==> flow/design.v <==
package params_pkg;
  parameter int COEFF_WIDTH    = 16;  
  parameter int DATA_WIDTH     = 12;  
  parameter int OUTPUT_WIDTH   = 16;  
  parameter int PIPELINE_DEPTH = 5;   
  parameter int NUM_TAPS       = 16;  
  parameter int INPUT_FRAC     = 11;  
  parameter int COEFF_FRAC     = 14;  
  parameter int OUTPUT_FRAC    = 14;  
  parameter int ACC_WIDTH      = 32;  
  localparam int PROD_WIDTH = DATA_WIDTH + COEFF_WIDTH;  
  localparam int SHIFT_RIGHT = (INPUT_FRAC + COEFF_FRAC) - OUTPUT_FRAC;  
  typedef logic signed [DATA_WIDTH-1:0]    in_t;
  typedef logic signed [COEFF_WIDTH-1:0]  coeff_t;
  typedef logic signed [PROD_WIDTH-1:0]   prod_t;
  typedef logic signed [ACC_WIDTH-1:0]    acc_t;
  typedef logic signed [OUTPUT_WIDTH-1:0] out_t;
  localparam logic [NUM_TAPS*COEFF_WIDTH-1:0] COEFF_ROM = {
    -16'sd28,
    -16'sd1014,
    -16'sd1589,
    -16'sd1638,
    -16'sd1153,
    -16'sd261,
    16'sd790,
    16'sd1710,
    16'sd2177,
    16'sd2110,
    16'sd1594,
    16'sd845,
    16'sd184,
    -16'sd179,
    -16'sd226,
    -16'sd116
  };
endpackage
import params_pkg::*;
module algorithm_core (
  input  logic                 clk,
  input  logic                 rst_n,
  input  logic                 s_valid,
  output logic                 s_ready,
  input  params_pkg::in_t      s_data,
  output logic                 m_valid,
  input  logic                 m_ready,
  output params_pkg::out_t     m_data
);
  assign s_ready = 1'b1;
  logic signed [DATA_WIDTH-1:0] samples [0:NUM_TAPS-1];
  logic valid_pipe [0:PIPELINE_DEPTH];
  logic signed [PROD_WIDTH-1:0] prods_comb [0:NUM_TAPS-1];
  params_pkg::acc_t prod_ext_comb [0:NUM_TAPS-1];
  params_pkg::acc_t stage_prod_reg   [0:NUM_TAPS-1];  
  params_pkg::acc_t stage_sum8_reg   [0:8-1];        
  params_pkg::acc_t stage_sum4_reg   [0:4-1];        
  params_pkg::acc_t stage_sum2_reg   [0:2-1];        
  params_pkg::acc_t stage_final_reg;                 
  genvar i;
  generate
    for (i = 0; i < NUM_TAPS; i++) begin : PROD_COMB
      always_comb begin
        prods_comb[i] = $signed(samples[i]) * $signed(COEFF_ROM[i*COEFF_WIDTH +: COEFF_WIDTH]);
        prod_ext_comb[i] = $signed({{(ACC_WIDTH-PROD_WIDTH){prods_comb[i][PROD_WIDTH-1]}}, prods_comb[i]});
      end
    end
  endgenerate
  integer idx;
  always_ff @(posedge clk or negedge rst_n) begin
    if (!rst_n) begin
      for (idx = 0; idx < NUM_TAPS; idx = idx + 1) begin
        samples[idx] <= '0;
      end
      for (idx = 0; idx <= PIPELINE_DEPTH; idx = idx + 1) begin
        valid_pipe[idx] <= 1'b0;
      end
      for (idx = 0; idx < NUM_TAPS; idx = idx + 1) begin
        stage_prod_reg[idx] <= '0;
      end
      for (idx = 0; idx < 8; idx = idx + 1) begin
        stage_sum8_reg[idx] <= '0;
      end
      for (idx = 0; idx < 4; idx = idx + 1) begin
        stage_sum4_reg[idx] <= '0;
      end
      for (idx = 0; idx < 2; idx = idx + 1) begin
        stage_sum2_reg[idx] <= '0;
      end
      stage_final_reg <= '0;
    end else begin
      if (s_valid && s_ready) begin
        for (idx = NUM_TAPS-1; idx >= 1; idx = idx - 1) begin
          samples[idx] <= samples[idx-1];
        end
        samples[0] <= s_data;
      end
      valid_pipe[0] <= s_valid & s_ready;
      for (idx = 0; idx < PIPELINE_DEPTH; idx = idx + 1) begin
        valid_pipe[idx+1] <= valid_pipe[idx];
      end
      for (idx = 0; idx < NUM_TAPS; idx = idx + 1) begin
        stage_prod_reg[idx] <= prod_ext_comb[idx];
      end
      for (idx = 0; idx < 8; idx = idx + 1) begin
        stage_sum8_reg[idx] <= stage_prod_reg[2*idx] + stage_prod_reg[2*idx + 1];
      end
      for (idx = 0; idx < 4; idx = idx + 1) begin
        stage_sum4_reg[idx] <= stage_sum8_reg[2*idx] + stage_sum8_reg[2*idx + 1];
      end
      for (idx = 0; idx < 2; idx = idx + 1) begin
        stage_sum2_reg[idx] <= stage_sum4_reg[2*idx] + stage_sum4_reg[2*idx + 1];
      end
      stage_final_reg <= stage_sum2_reg[0] + stage_sum2_reg[1];
    end
  end
  logic signed [ACC_WIDTH-1:0] shifted_acc;
  always_comb begin
    if (SHIFT_RIGHT >= 0)
      shifted_acc = $signed(stage_final_reg) >>> SHIFT_RIGHT;
    else
      shifted_acc = $signed(stage_final_reg) <<< (-SHIFT_RIGHT);
  end
  assign m_data  = params_pkg::out_t'(shifted_acc[OUTPUT_WIDTH-1:0]);
  assign m_valid = valid_pipe[PIPELINE_DEPTH];
endmodule
import params_pkg::*;
module algorithm_top (
  input  logic                 clk,
  input  logic                 rst_n,
  input  logic                 s_valid,
  output logic                 s_ready,
  input  params_pkg::in_t      s_data,
  output logic                 m_valid,
  input  logic                 m_ready,
  output params_pkg::out_t     m_data
);
  algorithm_core u_core (
    .clk      (clk),
    .rst_n    (rst_n),
    .s_valid  (s_valid),
    .s_ready  (s_ready),
    .s_data   (s_data),
    .m_valid  (m_valid),
    .m_ready  (m_ready),
    .m_data   (m_data)
  );
endmodule
# ---- Reports on algorithm_top
# Module algorithm_top before and after one edit of its RTL, step after step.
# Lines under "orig" count in the file above, lines under "edited" in the edited file.
# "change": "edited" minus "orig" as printed here. "change_rel_pct": 100 x difference / "orig".
# Cell names lack the library's common part.
# The mark -- stands for no value.
dict set report design {
  top {algorithm_top}
  clk_port {clk}
  lib {sky130hd}
  corner {tt_025C_1v80}
}

# ---- Diff
# The edit as a unified diff against the file above.
# A script made this edit. It changes what the design does and was not meant as an optimisation.
# begin of diff
@@ -110,5 +110,5 @@
         stage_sum2_reg[idx] <= stage_sum4_reg[2*idx] + stage_sum4_reg[2*idx + 1];
       end
-      stage_final_reg <= stage_sum2_reg[0] + stage_sum2_reg[1];
+      stage_final_reg <= stage_sum2_reg[0] ^ stage_sum2_reg[1];
     end
   end
# end of diff

# ---- After elaboration
# Counts by Yosys on the flattened word-level netlist (proc, flatten, opt, wreduce). Print and check cells are left out. Cells with the same type and inputs are merged into one.
# item orig edited change change_rel_pct
set classes {}
lappend classes {add_sub_neg 15 14 -1 -6.67}
lappend classes {mul 16 16 0 0.00}
lappend classes {bitwise 0 1 1 --}
# cell orig edited change change_rel_pct
set ops {}
lappend ops {{27-bit adder} 3 2 -1 -33.33}
lappend ops {{27-bit bitwise XOR} 0 1 1 --}
lappend ops {{12-bit by 11-bit multiplier with 23-bit output with constant B} 4 4 0 0.00}
lappend ops {{12-bit by 10-bit multiplier with 22-bit output with constant B} 3 3 0 0.00}
lappend ops {{12-bit by 12-bit multiplier with 24-bit output with constant B} 3 3 0 0.00}
lappend ops {{25-bit by 25-bit adder with 26-bit output} 2 2 0 0.00}
lappend ops {{12-bit by 6-bit multiplier with 18-bit output with constant B} 2 2 0 0.00}
lappend ops {{20-bit by 21-bit adder with 22-bit output} 1 1 0 0.00}
lappend ops {{21-bit by 21-bit adder with 22-bit output} 1 1 0 0.00}
lappend ops {{22-bit by 22-bit adder with 23-bit output} 1 1 0 0.00}
lappend ops {{22-bit by 24-bit adder with 25-bit output} 1 1 0 0.00}
lappend ops {{23-bit by 18-bit adder with 24-bit output} 1 1 0 0.00}
lappend ops {{23-bit by 24-bit adder with 25-bit output} 1 1 0 0.00}
lappend ops {{24-bit by 23-bit adder with 25-bit output} 1 1 0 0.00}
lappend ops {{24-bit by 24-bit adder with 25-bit output} 1 1 0 0.00}
lappend ops {{25-bit by 24-bit adder with 26-bit output} 1 1 0 0.00}
lappend ops {{25-bit by 26-bit adder with 27-bit output} 1 1 0 0.00}
lappend ops {{12-bit by 13-bit multiplier with 25-bit output with constant B} 1 1 0 0.00}
lappend ops {{12-bit by 4-bit multiplier with 16-bit output with constant B} 1 1 0 0.00}
lappend ops {{12-bit by 8-bit multiplier with 20-bit output with constant B} 1 1 0 0.00}
lappend ops {{12-bit by 9-bit multiplier with 21-bit output with constant B} 1 1 0 0.00}
# item orig edited change change_rel_pct
set bits {}
lappend bits {regBits 929 929 0 0.00}
lappend bits {in_bits 16 16 0 0.00}
lappend bits {output_inout_bits 18 18 0 0.00}
lappend bits {elab_cells 84 84 0 0.00}

# ---- Longest topological paths
# Longest topological path by Yosys (ltp), each cell counted once; first at word level (registers and memories cut), then after technology mapping (sequential cells cut; the memories' decode and read muxes count).
# item orig edited change change_rel_pct
set logic_depth {}
lappend logic_depth {depth_word 1 1 0 0.00}
lappend logic_depth {abc_area 0 0 -- --}
lappend logic_depth {depth_mapped 21 21 0 0.00}
lappend logic_depth {ltp_nobuf 21 21 0 0.00}

# ---- After synthesis
# Source: synth_stat.txt of the flow (Yosys; design flattened, memories mapped). It holds for the ABC_AREA given above (unset counts as 0); a run with the other value may have another netlist.
# item orig edited change change_rel_pct
set synth_totals {}
lappend synth_totals {mapped_cells 7508 7126 -382 -5.09}
lappend synth_totals {yosys_area_um2 77071.4 74214.9 -2856.5 -3.71}
lappend synth_totals {seq_area_um2 22746.8 22196.3 -550.5 -2.42}
lappend synth_totals {ffs 909 887 -22 -2.42}
lappend synth_totals {buffers 68 54 -14 -20.59}
# cell_type orig edited change change_rel_pct
set types {}
lappend types {inv_1 1372 1326 -46 -3.35}
lappend types {nand2_1 347 305 -42 -12.10}
lappend types {nor2_1 294 261 -33 -11.22}
lappend types {o21ai_1 51 18 -33 -64.71}
lappend types {ha_1 1374 1346 -28 -2.04}
lappend types {xnor2_1 434 406 -28 -6.45}
lappend types {a21oi_1 392 365 -27 -6.89}
lappend types {o21bai_1 80 55 -25 -31.25}
lappend types {xor2_1 152 176 24 15.79}
lappend types {nand3_1 99 76 -23 -23.23}
lappend types {nor3_1 96 73 -23 -23.96}
lappend types {dfrtp_1 909 887 -22 -2.42}
lappend types {o21ai_0 318 339 21 6.60}
lappend types {nand2b_1 59 74 15 25.42}
lappend types {o31ai_1 27 13 -14 -51.85}
lappend types {a21boi_0 6 19 13 216.67}
lappend types {a211oi_1 40 29 -11 -27.50}
lappend types {a21o_1 191 181 -10 -5.24}
# Not every row of either side is listed.
# By module: a second synthesis without flattening, with its own total; a netlist apart from the flattened one above.
# item orig edited change change_rel_pct
set hier_totals {}
lappend hier_totals {cells_unflattened 7374 7243 -131 -1.78}
lappend hier_totals {area_unflattened_um2 76423.3 75000.7 -1422.6 -1.86}
# Rows give one instance, submodules left out.
# mod instances n_cells mod_area_um2 mod_seq_area_um2
set by_module_orig {}
lappend by_module_orig {algorithm_core 1 7374 76423.3 22746.8}
lappend by_module_orig {algorithm_top 1 0 0.0 0.0}
# mod instances n_cells mod_area_um2 mod_seq_area_um2
set by_module_edited {}
lappend by_module_edited {algorithm_core 1 7243 75000.7 22196.3}
lappend by_module_edited {algorithm_top 1 0 0.0 0.0}

# ---- Timing after synthesis
# Source: OpenSTA report_checks on the synthesized netlist (no wires, ideal clock, input and output delay 20% of the period each), path of least setup slack; recovery checks are left aside. Register names are those of the netlist, which keeps one name where synthesis merged equal registers.
# item orig edited change change_rel_pct
set synth_path {}
lappend synth_path {path_type {flip-flop to flip-flop} {flip-flop to flip-flop} -- --}
lappend synth_path {startpoint {register u_core.samples[10][11]} {register u_core.samples[11][5]} -- --}
lappend synth_path {endpoint {register u_core.stage_prod_reg[10][21]} {register u_core.stage_prod_reg[11][20]} -- --}
lappend synth_path {tclk_ns 6.0 6.0 0.0 0.00}
lappend synth_path {setup_time_ns 0.064 0.080 0.016 --}
lappend synth_path {t_first_pin_ns 0.000 0.000 0.000 --}
lappend synth_path {arrival_time_ns 5.123 4.919 -0.204 -3.98}
lappend synth_path {required_time_ns 5.936 5.920 -0.016 -0.27}
lappend synth_path {slack_ns 0.813 1.001 0.188 --}
lappend synth_path {path_delay_ns 5.187 4.999 -0.188 -3.62}
lappend synth_path {path_stages 17 20 3 17.65}
lappend synth_path {n_path_buf 1 0 -1 -100.00}
lappend synth_path {period_less_setup_slack_ns 5.187 4.999 -0.188 -3.62}
# "path_delay_ns" = arrival - input delay + setup time.
# "path_stages" counts driving pins, that of a launching flip-flop among them; a cell with two outputs on the path counts twice.
# "period_less_setup_slack_ns" = period - worst setup slack (recovery checks aside). The figure is calculated, with input and output delays left at 20% of the set period.
# The rows between start and end are the longest chain of elaborated cells between them; the timing report does not say that the signal goes this way. Where chains are equally long, one stands for them.
# Each line given opens the expression or statement behind the cell; cells for indexed reads and writes are added by Yosys, which also makes memories of some case tables.
dict set report synth_via_orig {
  path_cell_list {dfrtp_1 > clkbuf_1 > inv_1 > fa_1 > inv_1 > fa_1 > fa_1 > fa_1 > inv_1 > fa_1 > inv_1 > ha_1 > and4_1 > a221o_1 > o41a_1 > nor4b_1 > a211o_1}
  elab_chain_cells 1
  cone_cells 1
  cone_lines 1
  classes_between {1 x mul}
}
# item line_no
set synth_rtl_orig {}
lappend synth_rtl_orig {{from (decl)} 49} ;# logic signed [DATA_WIDTH-1:0] samples [0:NUM_TAPS-1];
lappend synth_rtl_orig {{from (assign)} 71} ;# samples[idx] <= '0;
lappend synth_rtl_orig {{from (assign)} 92} ;# samples[idx] <= samples[idx-1];
lappend synth_rtl_orig {{12-bit by 10-bit multiplier with 22-bit output} 62} ;# prods_comb[i] = $signed(samples[i]) * $signed(COEFF_ROM[i*COEFF_WIDTH +: COEFF_WIDTH]);
lappend synth_rtl_orig {{to (assign)} 77} ;# stage_prod_reg[idx] <= '0;
lappend synth_rtl_orig {{to (assign)} 101} ;# stage_prod_reg[idx] <= prod_ext_comb[idx];
lappend synth_rtl_orig {{to (decl)} 53} ;# params_pkg::acc_t stage_prod_reg   [0:NUM_TAPS-1];
dict set report synth_via_edited {
  path_cell_list {dfrtp_1 > inv_1 > fa_1 > inv_1 > ha_1 > inv_1 > fa_1 > fa_1 > fa_1 > inv_1 > ha_1 > a21o_1 > a21oi_1 > o21bai_1 > a21o_1 > a41o_1 > o41ai_1 > o311ai_1 > a21oi_1 > xnor2_1}
  elab_chain_cells 1
  cone_cells 1
  cone_lines 1
  classes_between {1 x mul}
}
# item line_no
set synth_rtl_edited {}
lappend synth_rtl_edited {{from (decl)} 49} ;# logic signed [DATA_WIDTH-1:0] samples [0:NUM_TAPS-1];
lappend synth_rtl_edited {{from (assign)} 71} ;# samples[idx] <= '0;
lappend synth_rtl_edited {{from (assign)} 92} ;# samples[idx] <= samples[idx-1];
lappend synth_rtl_edited {{12-bit by 12-bit multiplier with 24-bit output} 62} ;# prods_comb[i] = $signed(samples[i]) * $signed(COEFF_ROM[i*COEFF_WIDTH +: COEFF_WIDTH]);
lappend synth_rtl_edited {{to (assign)} 77} ;# stage_prod_reg[idx] <= '0;
lappend synth_rtl_edited {{to (assign)} 101} ;# stage_prod_reg[idx] <= prod_ext_comb[idx];
lappend synth_rtl_edited {{to (decl)} 53} ;# params_pkg::acc_t stage_prod_reg   [0:NUM_TAPS-1];

# ---- Worst path after layout
# From the final timing report of the runs of pair A: the path of least setup slack in the routed layout; clock arrival at registers is part of the times.
# item orig edited change change_rel_pct
set layout_path {}
lappend layout_path {path_type {flip-flop to flip-flop} {flip-flop to flip-flop} -- --}
lappend layout_path {startpoint {register u_core.samples[10][8]} {register u_core.samples[11][5]} -- --}
lappend layout_path {endpoint {register u_core.stage_prod_reg[10][21]} {register u_core.stage_prod_reg[11][20]} -- --}
lappend layout_path {tclk_ns 5.56 5.56 0.00 0.00}
lappend layout_path {setup_time_ns 0.06 0.07 0.01 --}
lappend layout_path {t_first_pin_ns 0.74 0.73 -0.01 -1.35}
lappend layout_path {arrival_time_ns 5.95 5.90 -0.05 -0.84}
lappend layout_path {required_time_ns 6.24 6.20 -0.04 -0.64}
lappend layout_path {slack_ns 0.29 0.30 0.01 --}
lappend layout_path {path_stages 19 21 2 10.53}
lappend layout_path {n_path_buf 0 1 1 --}
# The rows between start and end are the longest chain of elaborated cells between them; the timing report does not say that the signal goes this way. Where chains are equally long, one stands for them.
dict set report layout_via_orig {
  path_cell_list {dfrtp_1 > inv_1 > fa_1 > inv_1 > fa_1 > fa_1 > fa_1 > inv_1 > fa_1 > inv_1 > ha_1 > a21o_1 > a21o_1 > a21o_1 > and3_1 > a221o_1 > o41a_1 > nor4b_2 > a211o_1}
  elab_chain_cells 1
  cone_cells 1
  cone_lines 1
  classes_between {1 x mul}
}
# item line_no
set layout_rtl_orig {}
lappend layout_rtl_orig {{from (decl)} 49} ;# logic signed [DATA_WIDTH-1:0] samples [0:NUM_TAPS-1];
lappend layout_rtl_orig {{from (assign)} 71} ;# samples[idx] <= '0;
lappend layout_rtl_orig {{from (assign)} 92} ;# samples[idx] <= samples[idx-1];
lappend layout_rtl_orig {{12-bit by 10-bit multiplier with 22-bit output} 62} ;# prods_comb[i] = $signed(samples[i]) * $signed(COEFF_ROM[i*COEFF_WIDTH +: COEFF_WIDTH]);
lappend layout_rtl_orig {{to (assign)} 77} ;# stage_prod_reg[idx] <= '0;
lappend layout_rtl_orig {{to (assign)} 101} ;# stage_prod_reg[idx] <= prod_ext_comb[idx];
lappend layout_rtl_orig {{to (decl)} 53} ;# params_pkg::acc_t stage_prod_reg   [0:NUM_TAPS-1];
dict set report layout_via_edited {
  path_cell_list {dfrtp_2 > inv_1 > fa_1 > inv_1 > ha_1 > inv_1 > fa_1 > fa_1 > fa_1 > inv_1 > ha_1 > a21o_1 > a21oi_1 > o21bai_1 > a21o_1 > a41o_1 > o41ai_1 > buf_4 > o311ai_1 > a21oi_1 > xnor2_1}
  elab_chain_cells 1
  cone_cells 1
  cone_lines 1
  classes_between {1 x mul}
}
# item line_no
set layout_rtl_edited {}
lappend layout_rtl_edited {{from (decl)} 49} ;# logic signed [DATA_WIDTH-1:0] samples [0:NUM_TAPS-1];
lappend layout_rtl_edited {{from (assign)} 71} ;# samples[idx] <= '0;
lappend layout_rtl_edited {{from (assign)} 92} ;# samples[idx] <= samples[idx-1];
lappend layout_rtl_edited {{12-bit by 12-bit multiplier with 24-bit output} 62} ;# prods_comb[i] = $signed(samples[i]) * $signed(COEFF_ROM[i*COEFF_WIDTH +: COEFF_WIDTH]);
lappend layout_rtl_edited {{to (assign)} 77} ;# stage_prod_reg[idx] <= '0;
lappend layout_rtl_edited {{to (assign)} 101} ;# stage_prod_reg[idx] <= prod_ext_comb[idx];
lappend layout_rtl_edited {{to (decl)} 53} ;# params_pkg::acc_t stage_prod_reg   [0:NUM_TAPS-1];

# ---- Layout results
# Both versions went through the flow (Yosys, OpenROAD) with the same settings in each pair. Constraints: input delay and output delay 20% of the set period each, output load 0.01 pF.
dict set report settings_pair_A {
  CORE_UTILIZATION 40
  period_ns 5.56
  CAP_MARGIN 20
  CORE_MARGIN 2
  SLEW_MARGIN 20
}
# item orig edited change change_rel_pct
set measured_pair_A {}
lappend measured_pair_A {synth_chip_area_um2 77071.4 74214.9 -2856.5 -3.71}
lappend measured_pair_A {design_die_area_um2 196205.0 188999.0 -7206.0 -3.67}
lappend measured_pair_A {final_cell_area_um2 84342.1 81518.2 -2823.9 -3.35}
lappend measured_pair_A {fin_util_pct 43.9 44.1 0.2 --}
lappend measured_pair_A {timing.setup.ws_ns 0.292 0.298 0.006 --}
lappend measured_pair_A {total_negative_slack_ns 0.000 0.000 0.000 --}
lappend measured_pair_A {timing.achieved_period_ns 5.268 5.262 -0.006 -0.11}
dict set report settings_pair_B {
  CAP_MARGIN 10
  CELL_PAD_IN_SITES_DETAIL_PLACEMENT 1
  CORE_UTILIZATION 61
  PLACE_DENSITY 0.74
  period_ns 9.98
  CORE_MARGIN 2
  SLEW_MARGIN 20
}
# item orig edited
set measured_pair_B {}
lappend measured_pair_B {synth_chip_area_um2 77071.4 --}
lappend measured_pair_B {design_die_area_um2 129204.0 --}
lappend measured_pair_B {final_cell_area_um2 83023.4 --}
lappend measured_pair_B {fin_util_pct 66.1 --}
lappend measured_pair_B {timing.setup.ws_ns 2.052 --}
lappend measured_pair_B {total_negative_slack_ns 0.000 --}
lappend measured_pair_B {worst_hold_slack_ns 0.346 --}
lappend measured_pair_B {timing.achieved_period_ns 7.928 --}
# pair B, edited: unfinished; error ODB-0269 in routing.
# By "timing.achieved_period_ns" is meant the clock period of the run minus its worst setup slack. This is arithmetic on one report: input and output delays are still those of the set period (20% each).
